==> flow/design.v <==
module fifo_simple #(
  parameter DP = 32,
  parameter DW = 24,
  parameter CUT_READY = 1,
  parameter ZEROOUT_WHENEMPTY = 0
) (
  input               clk,
  input               rst_n,
  input               w_req,
  output              unfull,
  input  [DW-1:0]     data_i,
  input               r_req,
  output              unempty,
  output [DW-1:0]     data_o
);
localparam AW = $clog2(DP);
reg [DW-1:0] mem [0:DP-1];
reg [AW-1:0] wptr;
reg [AW-1:0] rptr;
reg [AW:0]   cnt;
wire do_w = w_req & unfull;
wire do_r = r_req & unempty;
assign unfull  = (cnt != DP);
assign unempty = (cnt != 0);
assign data_o  = (ZEROOUT_WHENEMPTY != 0 && !unempty) ? {DW{1'b0}} : mem[rptr];
always @(posedge clk) begin
  if (do_w)
    mem[wptr] <= data_i;
end
always @(posedge clk) begin
  if (!rst_n) begin
    wptr <= 0;
    rptr <= 0;
    cnt  <= 0;
  end else begin
    if (do_w)
      wptr <= (wptr == DP-1) ? {AW{1'b0}} : wptr + 1'b1;
    if (do_r)
      rptr <= (rptr == DP-1) ? {AW{1'b0}} : rptr + 1'b1;
    case ({do_w, do_r})
      2'b10: cnt <= cnt + 1'b1;
      2'b01: cnt <= cnt - 1'b1;
      default: cnt <= cnt;
    endcase
  end
end
endmodule
module axis_1553_decoder #(
    parameter clock_speed = 20000000,
    parameter sample_rate = 2000000,
    parameter bit_slice_offset = 0,
    parameter invert_data = 0,
    parameter sample_select = 0
  ) 
  (
    input   aclk,
    input   arstn,
    input   parity_set,  
    output reg  [15:0]  m_axis_tdata,
    output reg          m_axis_tvalid,
    output reg  [7:0]   m_axis_tuser,
    input               m_axis_tready,
    input       [1:0]   diff
  );
    localparam integer base_1553_clock_rate = 1000000;
    localparam integer samples_per_mhz = sample_rate / base_1553_clock_rate;
    localparam integer cycles_per_mhz = clock_speed / base_1553_clock_rate;
    localparam integer delay_time = cycles_per_mhz * 4;
    localparam integer samples_to_skip = ((cycles_per_mhz > samples_per_mhz) ? cycles_per_mhz / samples_per_mhz : 0);
    localparam integer round_sample_select = ((sample_select == 0) ? samples_to_skip/2 : sample_select % samples_to_skip);
    localparam integer bit_rate_per_mhz = samples_per_mhz;
    localparam integer round_bit_slice_offset = ((cycles_per_mhz > samples_per_mhz) ? ((bit_slice_offset == 0) ? bit_rate_per_mhz/4 : bit_slice_offset % bit_rate_per_mhz) : 0);
    localparam integer sync_pulse_len = bit_rate_per_mhz * 3;
    localparam integer bits_per_trans = 20;
    localparam integer synth_bits_per_trans = (bits_per_trans*bit_rate_per_mhz);
    localparam diff_wait    = 5'h01;
    localparam data_cap     = 5'h03;
    localparam data_reduce  = 5'h07;
    localparam parity_gen   = 5'h0F;
    localparam trans        = 5'h1F;
    localparam error        = 5'h00;
    localparam [sync_pulse_len-1:0]sync_cmd_stat = {{sync_pulse_len/2{1'b0}}, {sync_pulse_len/2{1'b1}}};
    localparam [sync_pulse_len-1:0]sync_data     = {{sync_pulse_len/2{1'b1}}, {sync_pulse_len/2{1'b0}}};
    localparam cmd_data = 3'b010;
    localparam cmd_cmnd = 3'b100;
    localparam [(bit_rate_per_mhz)-1:0]bit_pattern = {{bit_rate_per_mhz/2{1'b1}}, {bit_rate_per_mhz/2{1'b0}}};
    localparam [synth_bits_per_trans-1:0]synth_clk = {bits_per_trans{bit_pattern}};
    integer bit_slice_index;
    reg [synth_bits_per_trans-1:0] reg_data;
    reg parity_bit;
    reg delay_bit;
    reg [4:0]  state;
    reg [15:0] data;
    reg [7:0]  cmd;
    reg [1:0]  p_diff;
    reg [clogb2(samples_to_skip):0]        skip_counter;
    reg [clogb2(delay_time)-1:0]           pause_counter;
    reg [clogb2(synth_bits_per_trans)-1:0] trans_counter;
    always @(posedge aclk) begin
      if(arstn == 1'b0) begin
        pause_counter <= delay_time-1;
      end else begin
        case (state)
          data_cap, diff_wait: begin
            pause_counter <= delay_time-1;
            if(diff[0] == diff[1]) begin
              pause_counter <= pause_counter - 1;
              if(pause_counter == 0) begin
                pause_counter <= 0;
              end
            end
          end
          default:
            pause_counter <= delay_time-1;
        endcase
      end
    end
    always @(posedge aclk) begin
      if(arstn == 1'b0) begin
        m_axis_tdata  <= 0;
        m_axis_tvalid <= 0;
        m_axis_tuser  <= 0;
      end else begin
        m_axis_tdata <= m_axis_tdata;
        m_axis_tvalid<= m_axis_tvalid;
        m_axis_tuser <= m_axis_tuser;
        case (state)
                  trans: begin
            m_axis_tdata  <= data;
            m_axis_tuser  <= cmd;
            m_axis_tvalid <= 1'b1;
          end
                          default: begin
            if(m_axis_tready == 1'b1) begin
              m_axis_tdata  <= 0;
              m_axis_tvalid <= 0;
              m_axis_tuser  <= 0;
            end
          end
          endcase
      end
    end
    always @(posedge aclk) begin
      if(arstn == 1'b0) begin
        state           <= error;
        data            <= 0;
        cmd             <= 0;
        parity_bit      <= 0;
        delay_bit       <= 0;
            end else begin
        case (state)
          diff_wait: begin
            state <= diff_wait;
            cmd           <= 0;
            data          <= 0;
            parity_bit    <= 0;
            delay_bit     <= 0;
            if(pause_counter == 0) begin
              delay_bit <= 1'b1;
            end
            if((diff[0] ^ diff[1]) && (skip_counter == 0)) begin
              state <= data_cap;
            end
          end
          data_cap: begin
            state <= data_cap;
                                if(trans_counter == 0) begin
              if(reg_data[synth_bits_per_trans-1:synth_bits_per_trans-sync_pulse_len] == sync_cmd_stat) begin
                state <= data_reduce;
                cmd[7:5] <= cmd_cmnd;
              end
              if(reg_data[synth_bits_per_trans-1:synth_bits_per_trans-sync_pulse_len] == sync_data) begin
                state <= data_reduce;
                cmd[7:5] <= cmd_data;
              end
            end
                      if(pause_counter == 0) begin
              state <= diff_wait;
              cmd   <= 0;
            end
          end
          data_reduce: begin
            state <= parity_gen;
            for(bit_slice_index = 0; bit_slice_index < 16; bit_slice_index = bit_slice_index + 1) begin
              data[bit_slice_index] <= (invert_data > 0 ? ~reg_data[bit_rate_per_mhz*(bit_slice_index+1)+round_bit_slice_offset] : reg_data[bit_rate_per_mhz*(bit_slice_index+1)+round_bit_slice_offset]);
            end
            parity_bit <= (invert_data > 0 ? ~reg_data[round_bit_slice_offset] : reg_data[round_bit_slice_offset]);
            cmd[1] <= (invert_data > 0 ? 1'b1 : 1'b0);
            cmd[2] <= delay_bit;
          end
          parity_gen: begin
            state <= trans;
            cmd[0] <= ~(~(^data) ^ parity_bit ^ parity_set);
          end
          trans:
            state <= diff_wait;
          default:
            state <= diff_wait;
        endcase
      end
    end
    always @(posedge aclk) begin
      if(arstn == 1'b0) begin
        p_diff        <= 2'b11;
        skip_counter  <= 0;
      end else begin
        p_diff <= diff;
        case (state)
          diff_wait, data_cap: begin
            skip_counter <= (samples_to_skip == 0 ? 0 : (skip_counter + 1) % samples_to_skip);          if((state == diff_wait) && (diff[0] == diff[1])) begin
              skip_counter <= skip_counter;
            end
            if((pause_counter == 0) && (diff[0] == diff[1])) begin
              skip_counter <= 0;
            end
            if((p_diff[0] == 0) && (diff[0] == 1)) begin
              skip_counter <= 0;
            end
            if((p_diff[1] == 0) && (diff[1] == 1)) begin
              skip_counter <= 0;
            end
          end
          error: begin
            p_diff        <= 2'b11;
            skip_counter  <= 0;
          end
          default: begin
            skip_counter <= (samples_to_skip == 0 ? 0 : (skip_counter + 1) % samples_to_skip);
          end
        endcase
      end
    end
      always @(posedge aclk) begin
      if(arstn == 1'b0) begin
        reg_data      <= synth_clk;
        trans_counter <= synth_bits_per_trans-1;
      end else begin
        case (state)
                  data_cap: begin
            if(skip_counter == round_sample_select) begin
              reg_data <= {reg_data[synth_bits_per_trans-2:0], p_diff[0]};
              trans_counter <= trans_counter - 1;
            end
            if((pause_counter == 0) && (diff[0] == diff[1])) begin
              reg_data <= synth_clk;
            end
            if(trans_counter == 0) begin
              trans_counter <= 0;
            end
          end
          trans: begin
            reg_data      <= synth_clk;
            trans_counter <= synth_bits_per_trans-1;
          end
          error: begin
            reg_data      <= synth_clk;
            trans_counter <= synth_bits_per_trans-1;
          end
          default: begin
            trans_counter <= synth_bits_per_trans-1;
          end
        endcase
      end
    end
    function integer clogb2;
      input [31:0] value;
      begin
          value = value - 1;
          for (clogb2 = 0; value > 0; clogb2 = clogb2 + 1) begin
              value = value >> 1;
          end
      end
    endfunction
endmodule
module axis_1553_encoder #(
    parameter clock_speed = 2000000,
    parameter sample_rate = 2000000
) 
(
    input aclk,
    input arstn,
    input parity_set,  
    input   [15:0]  s_axis_tdata,
    input           s_axis_tvalid,
    input   [7:0]   s_axis_tuser,
    output          s_axis_tready,
    output  reg [1:0]   diff,
    output  reg         en_diff
);
    localparam integer base_1553_clock_rate = 1000000;
    localparam integer samples_per_mhz = sample_rate / base_1553_clock_rate;
    localparam integer cycles_per_mhz = clock_speed / base_1553_clock_rate;
    localparam integer samples_to_skip = ((cycles_per_mhz > samples_per_mhz) ? cycles_per_mhz / samples_per_mhz - 1 : 0); 
    localparam integer bit_rate_per_mhz = samples_per_mhz;
    localparam integer delay_time = cycles_per_mhz * 4;
    localparam integer sync_pulse_len = bit_rate_per_mhz * 3;
    localparam integer bits_per_trans = 20;
    localparam integer synth_bits_per_trans = (bits_per_trans*bit_rate_per_mhz);
    localparam [(bit_rate_per_mhz)-1:0]bit_pattern = {{bit_rate_per_mhz/2{1'b1}}, {bit_rate_per_mhz/2{1'b0}}};
    localparam [synth_bits_per_trans-1:0]synth_clk = {bits_per_trans{bit_pattern}};
    localparam data_cap     = 3'd1;
    localparam data_invert  = 3'd2;
    localparam parity_gen   = 3'd3;
    localparam process_data = 4;
    localparam pause_ck     = 3'd5;
    localparam trans        = 3'd6;
    localparam error        = 3'd0;
    localparam [sync_pulse_len-1:0]sync_cmd_stat = {{sync_pulse_len/2{1'b0}}, {sync_pulse_len/2{1'b1}}};
    localparam [sync_pulse_len-1:0]sync_data     = {{sync_pulse_len/2{1'b1}}, {sync_pulse_len/2{1'b0}}};
    localparam cmd_data = 3'b010;
    localparam cmd_cmnd = 3'b100;
    localparam enable_diff_output = 1'b1;
    integer xor_index;
    integer cycle_index;
    reg [synth_bits_per_trans-1:0]reg_data;
    reg parity_bit;
    reg [2:0]  state;
    reg [15:0] data;
    reg [15:0] r_data;
    reg [7:0]  cmd;
    reg [clogb2(samples_to_skip):0]         skip_counter;
    reg [clogb2(delay_time)-1:0]            pause_counter;
    reg [clogb2(synth_bits_per_trans)-1:0]  trans_counter;
    reg [clogb2(synth_bits_per_trans)-1:0]  prev_trans_counter;
    assign s_axis_tready = (state == data_cap ? arstn : 0);
    always @(posedge aclk) begin
      if(arstn == 1'b0) begin
        pause_counter <= delay_time-1;
      end else begin
        case (state)
          trans:
            pause_counter <= delay_time-1;
          default: begin
            pause_counter <= pause_counter - 1;
            if(pause_counter == 0) begin
              pause_counter <= 0;
            end
          end
        endcase
      end
    end
    always @(posedge aclk) begin
      if(arstn == 1'b0) begin
        data        <= 0;
        cmd         <= 0;
      end else begin
        case (state)
          data_cap: begin
            if(s_axis_tvalid == 1'b1) begin
              data <= s_axis_tdata;
              cmd  <= s_axis_tuser;
            end
          end
          trans: begin
            data <= 0;
            cmd  <= 0;
          end
          default:begin
            data <= data;
            cmd  <= cmd;
          end
        endcase
      end
    end
    always @(posedge aclk) begin
      if(arstn == 1'b0) begin
        state       <= error;
        parity_bit  <= 0;
        reg_data    <= synth_clk;
      end else begin
        case (state)
          data_cap: begin
            state <= data_cap;
            reg_data <= synth_clk;
            parity_bit <= 0;
            r_data     <= 0;
            if(s_axis_tvalid == 1'b1) begin
              state <= data_invert;
            end
          end
          data_invert: begin
            state <= parity_gen;
            r_data <= data;
            if(cmd[1] == 1'b1) begin
              r_data <= ~data;
            end
          end
          parity_gen: begin
            state <= process_data;
            parity_bit <= (^r_data) ^ parity_set;
          end
          process_data: begin
            state <= pause_ck;
            if(cmd[2] == 1'b0) begin
                state <= trans;
            end
            case (cmd[7:5])
              cmd_data:
                reg_data[synth_bits_per_trans-1:synth_bits_per_trans-sync_pulse_len] <= sync_data;
              cmd_cmnd:
                reg_data[synth_bits_per_trans-1:synth_bits_per_trans-sync_pulse_len] <= sync_cmd_stat;
              default:
                reg_data[synth_bits_per_trans-1:synth_bits_per_trans-sync_pulse_len] <= 0;
            endcase
            reg_data[bit_rate_per_mhz-1:0] <= reg_data[bit_rate_per_mhz-1:0] ^ {bit_rate_per_mhz{parity_bit}} ^ {bit_rate_per_mhz{cmd[0]}};
            for(xor_index = 0; xor_index < 16; xor_index = xor_index + 1) begin
              for(cycle_index = (bit_rate_per_mhz*xor_index)+(bit_rate_per_mhz); cycle_index < (bit_rate_per_mhz*xor_index)+(bit_rate_per_mhz*2); cycle_index = cycle_index + 1)
                reg_data[cycle_index] <= reg_data[cycle_index] ^ r_data[xor_index];
            end
          end
          pause_ck: begin
            state <= pause_ck;
            if(pause_counter == 0) begin
              state <= trans;
            end
          end
          trans: begin
            state <= trans;
            if((trans_counter == 0) && (prev_trans_counter == 0) && (skip_counter == samples_to_skip)) begin
              state <= data_cap;
            end
          end
          default:
            state <= data_cap;
        endcase
      end
    end
    always @(posedge aclk) begin
      if(arstn == 1'b0) begin
        diff                <= 0;
        en_diff             <= ~enable_diff_output;
        trans_counter       <= synth_bits_per_trans-1;
        prev_trans_counter  <= synth_bits_per_trans-1;
      end 
      else begin
        prev_trans_counter <= trans_counter;
        case (state)
          trans: begin
            skip_counter <= skip_counter + 1;
            en_diff <= enable_diff_output;
            diff[0] <= reg_data[trans_counter];
            diff[1] <= ~reg_data[trans_counter];
            if(skip_counter == samples_to_skip) begin
              trans_counter <= trans_counter - 1;
              skip_counter <= 0;
            end
                      if(trans_counter == 0) begin
              trans_counter <= 0;
            end
          end
          default: begin
                      diff                <= 0;
            skip_counter        <= 0;
            en_diff             <= ~enable_diff_output;
            trans_counter       <= synth_bits_per_trans-1;
            prev_trans_counter  <= synth_bits_per_trans-1;
          end
          endcase
      end
    end
    function integer clogb2;
      input [31:0] value;
      begin
          value = value - 1;
          for (clogb2 = 0; value > 0; clogb2 = clogb2 + 1) begin
              value = value >> 1;
          end
      end
    endfunction
endmodule
module Core_1553B
(
  input clk,
  input rst_n,
  input parity_set,
  input  r_fifo_rd,
  output r_fifo_unempty,
  output [23:0] r_fifo_data,
  input  w_fifo_wd,
  output w_fifo_unfull,
  input  [23:0] w_fifo_data,
  input  [1:0] rx_1553,
  output [1:0] tx_1553,
  output en_tx_1553
);
wire [15:0]   m1553_decoder_data;
wire          m1553_decoder_valid;
wire [ 7:0]   m1553_decoder_user;
wire          m1553_decoder_ready;
wire [15:0]   m1553_encoder_data;
wire          m1553_encoder_valid;
wire [ 7:0]   m1553_encoder_user;
wire          m1553_encoder_ready;
axis_1553_decoder mil1553_decoder (
  .aclk(clk),
  .arstn(rst_n),
  .parity_set   (parity_set),
  .m_axis_tdata(m1553_decoder_data),
  .m_axis_tvalid(m1553_decoder_valid),
  .m_axis_tuser(m1553_decoder_user),
  .m_axis_tready(m1553_decoder_ready),
  .diff(rx_1553)
);
fifo_simple #(
  .DP           (32),
  .DW           (16+8),
  .CUT_READY    (1),
  .ZEROOUT_WHENEMPTY  (0)
) decoder_fifo (
  .clk        (clk),
  .rst_n      (rst_n),
  .w_req      (m1553_decoder_valid),
  .unfull     (m1553_decoder_ready),
  .data_i     ({m1553_decoder_user, m1553_decoder_data}),
  .r_req      (r_fifo_rd),
  .unempty    (r_fifo_unempty),
  .data_o     (r_fifo_data)
);
axis_1553_encoder mil1553_encoder (
  .aclk(clk),
  .arstn(rst_n),
  .parity_set   (parity_set),
  .s_axis_tdata(m1553_encoder_data),
  .s_axis_tvalid(m1553_encoder_valid),
  .s_axis_tuser(m1553_encoder_user),
  .s_axis_tready(m1553_encoder_ready),
  .diff(tx_1553),
  .en_diff(en_tx_1553)
);
fifo_simple #(
  .DP           (32),
  .DW           (16+8),
  .CUT_READY    (1),
  .ZEROOUT_WHENEMPTY  (0)
) encoder_fifo (
  .clk        (clk),
  .rst_n      (rst_n),
  .w_req      (w_fifo_wd),
  .unfull     (w_fifo_unfull),
  .data_i     (w_fifo_data),
  .r_req      (m1553_encoder_ready),
  .unempty    (m1553_encoder_valid),
  .data_o     ({m1553_encoder_user, m1553_encoder_data})
);
endmodule
module APB_Slave_Interface#(
    parameter DATAWIDTH = 32,
    parameter REGSNUM = 8
)(
    APB_CLK,
    APB_RESETn,
    APB_RDATA,
    APB_READY,
    APB_SLVERR,
    APB_STRB,
    APB_PROT,
    APB_ADDR,
    APB_ENABLE,
    APB_WRITE,
    APB_WDATA,
    APB_SEL,
    RegsDataOut,
    RegsDataIn,
    beWrdOut,
    beReadOut,
    RegsAddrOut
);
function integer clogb2( 
    input integer data
);
begin
    if(data == 0)
        clogb2 = 1;
    else if(data != 0)
        for(clogb2 = 0; data > 0;clogb2 = clogb2 + 1)
            data = data >> 1;
end
endfunction
localparam REGS_ADDRWIDTH = clogb2(REGSNUM-1);
localparam ADDR_LSB = (DATAWIDTH/32) + 1;
localparam APB_STRB_WIDTH = (DATAWIDTH<=32) ? 4 : 8;
input                               APB_CLK;
input                               APB_RESETn;
output       [DATAWIDTH-1 : 0]      APB_RDATA;
output                              APB_READY;
output                              APB_SLVERR;
input wire  [APB_STRB_WIDTH-1 : 0]  APB_STRB;
input wire  [2 : 0]                 APB_PROT;
input wire                          APB_ENABLE;
input wire                          APB_WRITE;
input wire  [DATAWIDTH-1 : 0]       APB_WDATA;
input wire  [DATAWIDTH-1 : 0]       APB_ADDR;
input wire                          APB_SEL;
output wire [DATAWIDTH*REGSNUM-1 : 0]  RegsDataOut;
input wire  [DATAWIDTH*REGSNUM-1 : 0]  RegsDataIn;
output reg                              beWrdOut;
output reg                              beReadOut;
output reg  [REGS_ADDRWIDTH-1 : 0]      RegsAddrOut;
wire        [REGS_ADDRWIDTH-1 : 0]      regsAddr;
assign regsAddr = APB_ADDR[REGS_ADDRWIDTH+ADDR_LSB-1 : ADDR_LSB];
reg [DATAWIDTH-1 : 0] APB_RDATA_R;
reg APB_READY_R;
reg APB_SLVERR_R;
assign APB_RDATA = APB_RDATA_R;
assign APB_READY = APB_READY_R;
assign APB_SLVERR = APB_SLVERR_R;
reg [DATAWIDTH-1 : 0] DeviceRegs [REGSNUM-1 : 0];
wire [DATAWIDTH-1:0] DeviceRegs_r [REGSNUM-1 : 0];
genvar i;
generate
    for(i=0; i<REGSNUM; i = i+1) begin: link_regs
        assign RegsDataOut[(i+1)*DATAWIDTH-1 : i*DATAWIDTH] = DeviceRegs[i];
        assign DeviceRegs_r[i] = RegsDataIn[(i+1)*DATAWIDTH-1 : i*DATAWIDTH];
    end
endgenerate
localparam First  = 2'd0;
localparam Second = 2'd1;
localparam Third  = 2'd2;
reg [1 : 0] APBState;
integer k;
always @(posedge APB_CLK or negedge APB_RESETn )
begin
    if (!APB_RESETn) begin
        APBState <= First;
        APB_RDATA_R <= 0;
        APB_READY_R <= 0;
        APB_SLVERR_R <= 0;
        RegsAddrOut <= 0;
        beWrdOut <= 0;
        beReadOut <= 0;
        for(k=0; k<REGSNUM; k=k+1)begin
            DeviceRegs[k] <= 0;
        end
    end
    else begin
        case(APBState)
            First: begin
                if(APB_SEL && (regsAddr < REGSNUM)) begin
                    RegsAddrOut <= regsAddr;
                    APBState <= Second;
                end
            end
            Second: begin
                if(APB_ENABLE) begin
                    if(APB_WRITE) begin
                        beWrdOut <= 1;
                        DeviceRegs[regsAddr] <= APB_WDATA;
                    end
                    else begin
                        beReadOut <= 1;
                        APB_RDATA_R <= DeviceRegs_r[RegsAddrOut];
                    end
                    APB_READY_R <= 1;
                    APB_SLVERR_R <= 0;
                    APBState <= Third;
                end
            end
            Third: begin
                APB_READY_R <= 0;
                APB_SLVERR_R <= 0;
                beWrdOut <= 0;
                beReadOut <= 0;
                APBState <= First;
            end
            default: APBState <= First;
        endcase
    end
end
endmodule
module Top_1553B_APB
(
  APB_CLK,
  APB_RESETn,
  APB_RDATA,
  APB_READY,
  APB_SLVERR,
  APB_STRB,
  APB_PROT, 
  APB_ADDR,
  APB_ENABLE,
  APB_WRITE,
  APB_WDATA,
  APB_SEL,
  rx0_1553,
  tx0_1553,
  tx0_en,
  rx1_1553,
  tx1_1553,
  tx1_en
);
localparam DATAWIDTH = 32;
localparam APB_STRB_WIDTH = 8;
localparam REGSNUM = 8;
localparam REGS_ADDRWIDTH = 3;
input                               APB_CLK;
input                               APB_RESETn;
output [DATAWIDTH-1 : 0]            APB_RDATA;
output                              APB_READY;
output                              APB_SLVERR;
input  [APB_STRB_WIDTH-1 : 0]       APB_STRB;
input  [2 : 0]                      APB_PROT;
input  [DATAWIDTH-1 : 0]            APB_ADDR;
input                               APB_ENABLE;
input                               APB_WRITE;
input  [DATAWIDTH-1 : 0]            APB_WDATA;
input                               APB_SEL;
input     [1:0] rx0_1553;
output    [1:0] tx0_1553;
output    tx0_en;
input     [1:0] rx1_1553;
output    [1:0] tx1_1553;
output    tx1_en;
wire [DATAWIDTH*REGSNUM-1 : 0]    RegsDataOut;
wire [DATAWIDTH*REGSNUM-1 : 0]    RegsDataIn;
wire                              beWrdOut;
wire                              beReadOut;
wire [REGS_ADDRWIDTH-1 : 0]       RegsAddrOut;
APB_Slave_Interface#(
    .DATAWIDTH  (DATAWIDTH),
    .REGSNUM    (REGSNUM)
)APB_Inter_inst(
    .APB_CLK(APB_CLK),
    .APB_RESETn(APB_RESETn),
    .APB_RDATA(APB_RDATA),
    .APB_READY(APB_READY),
    .APB_SLVERR(APB_SLVERR),
    .APB_STRB(APB_STRB),
    .APB_PROT(APB_PROT), 
    .APB_ADDR(APB_ADDR),
    .APB_ENABLE(APB_ENABLE),
    .APB_WRITE(APB_WRITE),
    .APB_WDATA(APB_WDATA),
    .APB_SEL(APB_SEL),
    .RegsDataOut (RegsDataOut),
    .RegsDataIn  (RegsDataIn),
    .beWrdOut    (beWrdOut),
    .beReadOut   (beReadOut),
    .RegsAddrOut (RegsAddrOut)
);
wire [DATAWIDTH-1:0] rxreg_one_read;
assign RegsDataIn[3*DATAWIDTH-1 : 2*DATAWIDTH]= rxreg_one_read;
wire rxreg_one_read_sel = beReadOut & (RegsAddrOut == 2);
assign rxreg_one_read[30:24] = 0;
wire [DATAWIDTH-1:0] txreg_one_write = RegsDataOut[4*DATAWIDTH-1 : 3*DATAWIDTH];
wire txreg_one_write_sel = beWrdOut & (RegsAddrOut == 3);
wire [DATAWIDTH-1:0] txreg_one_read;
assign RegsDataIn[4*DATAWIDTH-1 : 3*DATAWIDTH] = txreg_one_read;
assign txreg_one_read[31:1] = 0;
assign RegsDataIn[2*DATAWIDTH-1 : 0] = 0;
assign RegsDataIn[DATAWIDTH*REGSNUM-1 : 4*DATAWIDTH] = 0;
assign tx1_1553 = 2'b00;
assign tx1_en = 1'b0;
Core_1553B CoreOne_inst
(
  .clk              (APB_CLK),
  .rst_n            (APB_RESETn),
  .parity_set       (1'b0),
  .r_fifo_rd        (rxreg_one_read_sel),
  .r_fifo_unempty   (rxreg_one_read[31]),
  .r_fifo_data      (rxreg_one_read[23:0]),
  .w_fifo_wd        (txreg_one_write_sel),
  .w_fifo_unfull    (txreg_one_read[0]),
  .w_fifo_data      (txreg_one_write[23:0]),
  .rx_1553          (rx0_1553),
  .tx_1553          (tx0_1553),
  .en_tx_1553       (tx0_en)
);
endmodule
Step by step through the tools: Top_1553B_APB
Tool output for the design above, in the order of the flow. Lines are those of the file above, counted from 1. Library cell names are shortened. The mark -- stands for no value.

Top module: Top_1553B_APB. Clock input: APB_CLK. Standard-cell library: sky130hd. Library corner: tt_025C_1v80.

Elaborated design
Yosys after proc, flatten, opt, wreduce and memory -nomap, before mapping. Print and check cells are not counted. Yosys's memory passes give these memory sizes; they may raise the number of words (mostly to a power of two), join words into wider ones and drop unused or constant bits.

The figure for flip-flop bits (word level) is 348. Bits in writable memories: 1536. Clocked read ports x word width: 48. The entry for memories reads 2. Under input bits stands 84. The entry for output and inout port bits reads 40. The entry for cells after elaboration reads 367.

Memories: CoreOne_inst.decoder_fifo.mem (words 32, bits a word 24, rd ports 1, wr ports 1, line 17) `reg [DW-1:0] mem [0:DP-1];`; CoreOne_inst.encoder_fifo.mem (words 32, bits a word 24, rd ports 1, wr ports 1, line 17).

The figure for add/subtract/negate cells is 14. The figure for div/mod/pow operators is 1. Under $lt $le $gt $ge stands 1. Eq/ne operators: 47. Shift operators: 1. Under muxes and demuxes stands 134. Under bitwise operators stands 54. Reduce/logical cells: 66.

Operator list (count): modulo 32 x 4 -> 32 bit with constant B (1); parallel mux 1 bit (select 2 bit) (55); parallel mux 32 bit (select 3 bit) (1); parallel mux 40 bit (select 2 bit) (1); 2-to-1 mux 40 bit (2); 2-to-1 mux 5 bit (14); parallel mux 16 bit (select 2 bit) (2); 2-to-1 mux 16 bit (4); 2-to-1 mux 24 bit (2); parallel mux 6 bit (select 2 bit) (4); indexed select 40 x 6 -> 1 bit (1); bitwise XOR 1 bit (34); adder 33 x 1 -> 33 bit with constant B (1); zero test 33 bit (1); XOR reduction 16 bit (2); 2-to-1 mux 3 bit (10); nonzero test 2 bit (14); equality test 5 bit with constant B (5); AND reduction 2 bit (12); equality test 3 bit with constant B (8); subtractor 6 x 1 -> 6 bit with constant B (4); 2-to-1 mux 8 bit (3); 2-to-1 mux 6 bit (4); adder 5 x 1 -> 5 bit with constant B (4); parallel mux 5 bit (select 4 bit) (1); equality test 3 x 2 -> 1 bit with constant B (6); zero test 6 bit (3); parallel mux 3 bit (select 6 bit) (1).

Other operator kinds: 46; their cells: 118.

Depth
Longest topological path by Yosys (ltp), each cell counted once; first at word level (registers and memories cut), then after technology mapping (sequential cells cut; the memories' decode and read muxes count).

The entry for word-level depth reads 7. The figure for ABC_AREA is 0. The entry for mapped depth reads 15.

After synthesis
Source: synth_stat.txt of the flow (Yosys; design flattened, memories mapped). It holds for the ABC_AREA given above (unset counts as 0); a run with the other value may have another netlist.

Cell types (count): edfxtp_1 (1393); mux4_2 (431); dfxtp_1 (236); dfrtp_1 (51); nor2_1 (212); xor2_1 (75); nand2_1 (168); mux2i_1 (52); ha_1 (39); a21oi_1 (87); xnor2_1 (48); clkbuf_1 (105); o21ai_0 (70); a22o_1 (33); mux2_2 (25); nand3_1 (51); buf_4 (31); nor3_1 (45).

Not listed: further types 58, cells in them 370.

Under cells in the netlist stands 3522. For mapped area the number is 0.0658544 mm². The entry for area of sequential cells reads 0.0478571 mm². For mapped flip-flops the number is 1681. Buffers: 199.

The figures by module come from a second, unflattened synthesis with its own total; it is not the netlist above.

The figure for cell total of the unflattened synthesis is 5123. For area total of the unflattened synthesis the number is 0.0845298 mm².

Rows give one instance, submodules left out.

By module: fifo_simple (instances 2, cells 1534, area 0.0303954 mm², sequential area 0.0234825 mm²); APB_Slave_Interface (instances 1, cells 941, area 0.0129762 mm², sequential area 0.0074334 mm²); axis_1553_encoder (instances 1, cells 589, area 0.0061034 mm², sequential area 0.0031931 mm²); axis_1553_decoder (instances 1, cells 519, area 0.0046094 mm², sequential area 0.0021821 mm²); Top_1553B_APB (instances 1, cells 6, area 0.00005 mm², sequential area 0 mm²); Core_1553B (instances 1, cells 0, area 0 mm², sequential area 0 mm²).

Timing after synthesis
Source: OpenSTA report_checks on the synthesized netlist (no wires, ideal clock, input and output delay 20% of the period each), path of least setup slack; recovery checks are left aside. Register names are those of the netlist, which keeps one name where synthesis merged equal registers.

Path type: input-to-reg. Start point: input port APB_RESETn. End point: register CoreOne_inst.encoder_fifo.cnt[5]. The entry for period reads 10.0 ns. For setup time the number is 0.072 ns. For time at the first pin the number is 2.000 ns. For arrival time the number is 4.408 ns. For slack the number is 5.520 ns. Path delay: 2.480 ns. Under driving pins on the path stands 13. The figure for synthesis period reached is 4.48 ns.

"path delay" = arrival - input delay + setup time. "driving pins on the path" counts driving pins, that of a launching flip-flop among them; a cell with two outputs on the path counts twice. "synthesis period reached" is the clock period less the worst setup slack; recovery checks do not enter. This is arithmetic on one report: input and output delays are still those of the set period (20% each). The rows between start and end are the longest chain of elaborated cells between them; the timing report does not say that the signal goes this way. Where chains are equally long, one stands for them. A line is the first line of the expression or statement that the cell stems from. Yosys adds cells for indexed reads and writes and turns some case tables into memories. At most two assigning lines are given for a register; there are more.

Cells stage by stage: clkbuf_1 -> clkinv_1 -> clkbuf_1 -> buf_1 -> nor2_1 -> ha_1 -> ha_1 -> a21o_1 -> a21oi_1 -> o21bai_1 -> a21oi_1 -> mux2i_1 -> mux2i_1. Cells in the longest elaborated chain: 4.

RTL lines, path after synthesis: start: declaration (line 696) `input                               APB_RESETn;`; 2-to-1 mux 1 bit (line 325) `assign s_axis_tready = (state == data_cap ? arstn : 0);`; bitwise AND 1 bit (line 22) `wire do_r = r_req & unempty;`; equality test 2 x 1 -> 1 bit (line 40) `case ({do_w, do_r})`; parallel mux 6 bit (select 2 bit) (line 40); end: assignment (line 41) `2'b10: cnt <= cnt + 1'b1;`; end: assignment (line 42) `2'b01: cnt <= cnt - 1'b1;`; end: declaration (line 20) `reg [AW:0]   cnt;`.

Nets of the timed path that keep an RTL name, with a line that drives or declares them; the list need not be complete.

Nets with RTL names, path after synthesis (line): CoreOne_inst.encoder_fifo.do_r (22).

Worst path after layout
From the final timing report of flow run 1: the path of least setup slack in the routed layout; clock arrival at registers is part of the times.

Path type: reg-to-reg. Start point: register APB_Inter_inst.RegsAddrOut[2]. End point: register CoreOne_inst.encoder_fifo.cnt[5]. The entry for period reads 10.0 ns. For setup time the number is 0.06 ns. For time at the first pin the number is 0.78 ns. For arrival time the number is 4.86 ns. For slack the number is 5.85 ns. Under driving pins on the path stands 13.

The rows between start and end are the longest chain of elaborated cells between them; the timing report does not say that the signal goes this way. Where chains are equally long, one stands for them. At most two assigning lines are given for a register; there are more.

Cells stage by stage: dfrtp_1 -> nand3b_1 -> a31oi_1 -> and2_1 -> clkinv_1 -> ha_1 -> ha_1 -> a21o_1 -> a21oi_1 -> o21bai_1 -> a21oi_1 -> mux2i_1 -> mux2i_1. Cells in the longest elaborated chain: 5.

RTL lines, path post-layout: start: declaration (line 598) `output reg  [REGS_ADDRWIDTH-1 : 0]      RegsAddrOut;`; start: assignment (line 628) `RegsAddrOut <= 0;`; start: assignment (line 639) `RegsAddrOut <= regsAddr;`; equality test 3 x 2 -> 1 bit (line 745) `wire txreg_one_write_sel = beWrdOut & (RegsAddrOut == 3);`; bitwise AND 1 bit (line 745); bitwise AND 1 bit (line 21) `wire do_w = w_req & unfull;`; equality test 2 x 1 -> 1 bit (line 40) `case ({do_w, do_r})`; parallel mux 6 bit (select 2 bit) (line 40); end: assignment (line 41) `2'b10: cnt <= cnt + 1'b1;`; end: assignment (line 42) `2'b01: cnt <= cnt - 1'b1;`; end: declaration (line 20) `reg [AW:0]   cnt;`.

==> results <==
Flow measurements of Top_1553B_APB on sky130hd: 3 stored runs with different settings, listed in no order. Input and output delays are each 20% of the period that was set; the output load is 0.01 pF. "clock period achieved" means the clock period less the worst setup slack. The figure is calculated, with input and output delays left at 20% of the set period. By "time of the worst setup path" is meant the share of the clock period that the worst setup path is allowed (20% is reserved at inputs, 20% at outputs), minus its slack. Clock arrival times at its registers enter into it. "total power of the final layout" is the tool's figure for a default switching activity; nothing was simulated.

Files of flow run 1:
==> flow/run.sh <==
#!/bin/bash
# the make line also repeats the synthesis and layout settings of config.mk as NAME=value (left out here)
make -C /OpenROAD-flow-scripts/flow DESIGN_CONFIG=/design/flow/config.mk WORK_HOME=/design/flow/orfs CLKGATE_MAP_FILE= finish
==> flow/config.mk <==
export PLATFORM = sky130hd
export DESIGN_NAME = Top_1553B_APB
export DESIGN_NICKNAME = Top_1553B_APB
export VERILOG_FILES = /design/flow/design.v
export SDC_FILE = /design/flow/constraint.sdc
export NUM_CORES = 4
export LEC_CHECK = 0
export CAP_MARGIN = 20
export CORE_ASPECT_RATIO = 1.74
export CORE_MARGIN = 2
export CORE_UTILIZATION = 40
export PLACE_DENSITY_LB_ADDON = 0.19
export SLEW_MARGIN = 20
==> flow/constraint.sdc <==
create_clock -name core_clock -period 10.0 [get_ports {APB_CLK}]
set_input_delay 2.0000 -clock core_clock [delete_from_list [all_inputs] [get_ports {APB_CLK}]]
set_output_delay 2.0000 -clock core_clock [all_outputs]
set_load 0.01 [all_outputs]

Results of flow run 1. For the sum of negative setup slack the run shows 0.000 ns. The measured worst setup slack after layout is 5.846 ns. The measured mapped cell area after synthesis is 0.0658544 mm². The total die area is 0.168023 mm². The standard-cell area after layout reads 0.0744914 mm². The total power of the final layout reads 14245 uW. The measured time of the worst setup path is 4.15 ns. Worst setup path type: reg-to-reg. The measured clock period achieved is 4.154 ns. For the post-layout utilization the run shows 0.455.

Files of flow run 2:
==> flow/run.sh <==
#!/bin/bash
# the make line also repeats the synthesis and layout settings of config.mk as NAME=value (left out here)
make -C /OpenROAD-flow-scripts/flow DESIGN_CONFIG=/design/flow/config.mk WORK_HOME=/design/flow/orfs CLKGATE_MAP_FILE= finish
==> flow/config.mk <==
export PLATFORM = sky130hd
export DESIGN_NAME = Top_1553B_APB
export DESIGN_NICKNAME = Top_1553B_APB
export VERILOG_FILES = /design/flow/design.v
export SDC_FILE = /design/flow/constraint.sdc
export NUM_CORES = 4
export LEC_CHECK = 0
export CAP_MARGIN = 20
export CORE_MARGIN = 2
export CORE_UTILIZATION = 40
export SLEW_MARGIN = 20
==> flow/constraint.sdc <==
create_clock -name core_clock -period 4.19 [get_ports {APB_CLK}]
set_input_delay 0.8380 -clock core_clock [delete_from_list [all_inputs] [get_ports {APB_CLK}]]
set_output_delay 0.8380 -clock core_clock [all_outputs]
set_load 0.01 [all_outputs]

Results of flow run 2. The measured clock period achieved is 3.535 ns. For the sum of negative setup slack the run shows 0.000 ns. The total die area is 0.167899 mm². The measured mapped cell area after synthesis is 0.0658544 mm². The total power of the final layout reads 35173 uW. The measured time of the worst setup path is 3.53 ns. Worst setup path type: reg-to-reg. The measured worst setup slack after layout is 0.655 ns. For the post-layout utilization the run shows 0.463. The standard-cell area after layout reads 0.0755374 mm².

Files of flow run 3:
==> flow/run.sh <==
#!/bin/bash
# the make line also repeats the synthesis and layout settings of config.mk as NAME=value (left out here)
make -C /OpenROAD-flow-scripts/flow DESIGN_CONFIG=/design/flow/config.mk WORK_HOME=/design/flow/orfs CLKGATE_MAP_FILE= finish
==> flow/config.mk <==
export PLATFORM = sky130hd
export DESIGN_NAME = Top_1553B_APB
export DESIGN_NICKNAME = Top_1553B_APB
export VERILOG_FILES = /design/flow/design.v
export SDC_FILE = /design/flow/constraint.sdc
export NUM_CORES = 4
export LEC_CHECK = 0
export ABC_AREA = 0
export CAP_MARGIN = 20
export CELL_PAD_IN_SITES_DETAIL_PLACEMENT = 2
export CORE_ASPECT_RATIO = 1.74
export CORE_MARGIN = 5
export CORE_UTILIZATION = 49
export CTS_CLUSTER_DIAMETER = 262
export CTS_CLUSTER_SIZE = 68
export GPL_ROUTABILITY_DRIVEN = 0
export GPL_TIMING_DRIVEN = 1
export HOLD_SLACK_MARGIN = 0.08
export MAX_ROUTING_LAYER = met4
export MIN_ROUTING_LAYER = met2
export PLACE_DENSITY_LB_ADDON = 0.19
export SLEW_MARGIN = 40
export TNS_END_PERCENT = 50
==> flow/constraint.sdc <==
create_clock -name core_clock -period 10.0 [get_ports {APB_CLK}]
set_input_delay 2.0000 -clock core_clock [delete_from_list [all_inputs] [get_ports {APB_CLK}]]
set_output_delay 2.0000 -clock core_clock [all_outputs]
set_load 0.01 [all_outputs]

Results of flow run 3. For the sum of negative setup slack the run shows 0.000 ns. The measured mapped cell area after synthesis is 0.0658544 mm². For the post-layout utilization the run shows 0.524. The total power of the final layout reads 10890 uW. The total die area is 0.142112 mm². The standard-cell area after layout reads 0.070141 mm². The measured clock period achieved is 4.111 ns. The measured time of the worst setup path is 2.11 ns. Worst setup path type: input-to-reg. The measured worst setup slack after layout is 5.889 ns.
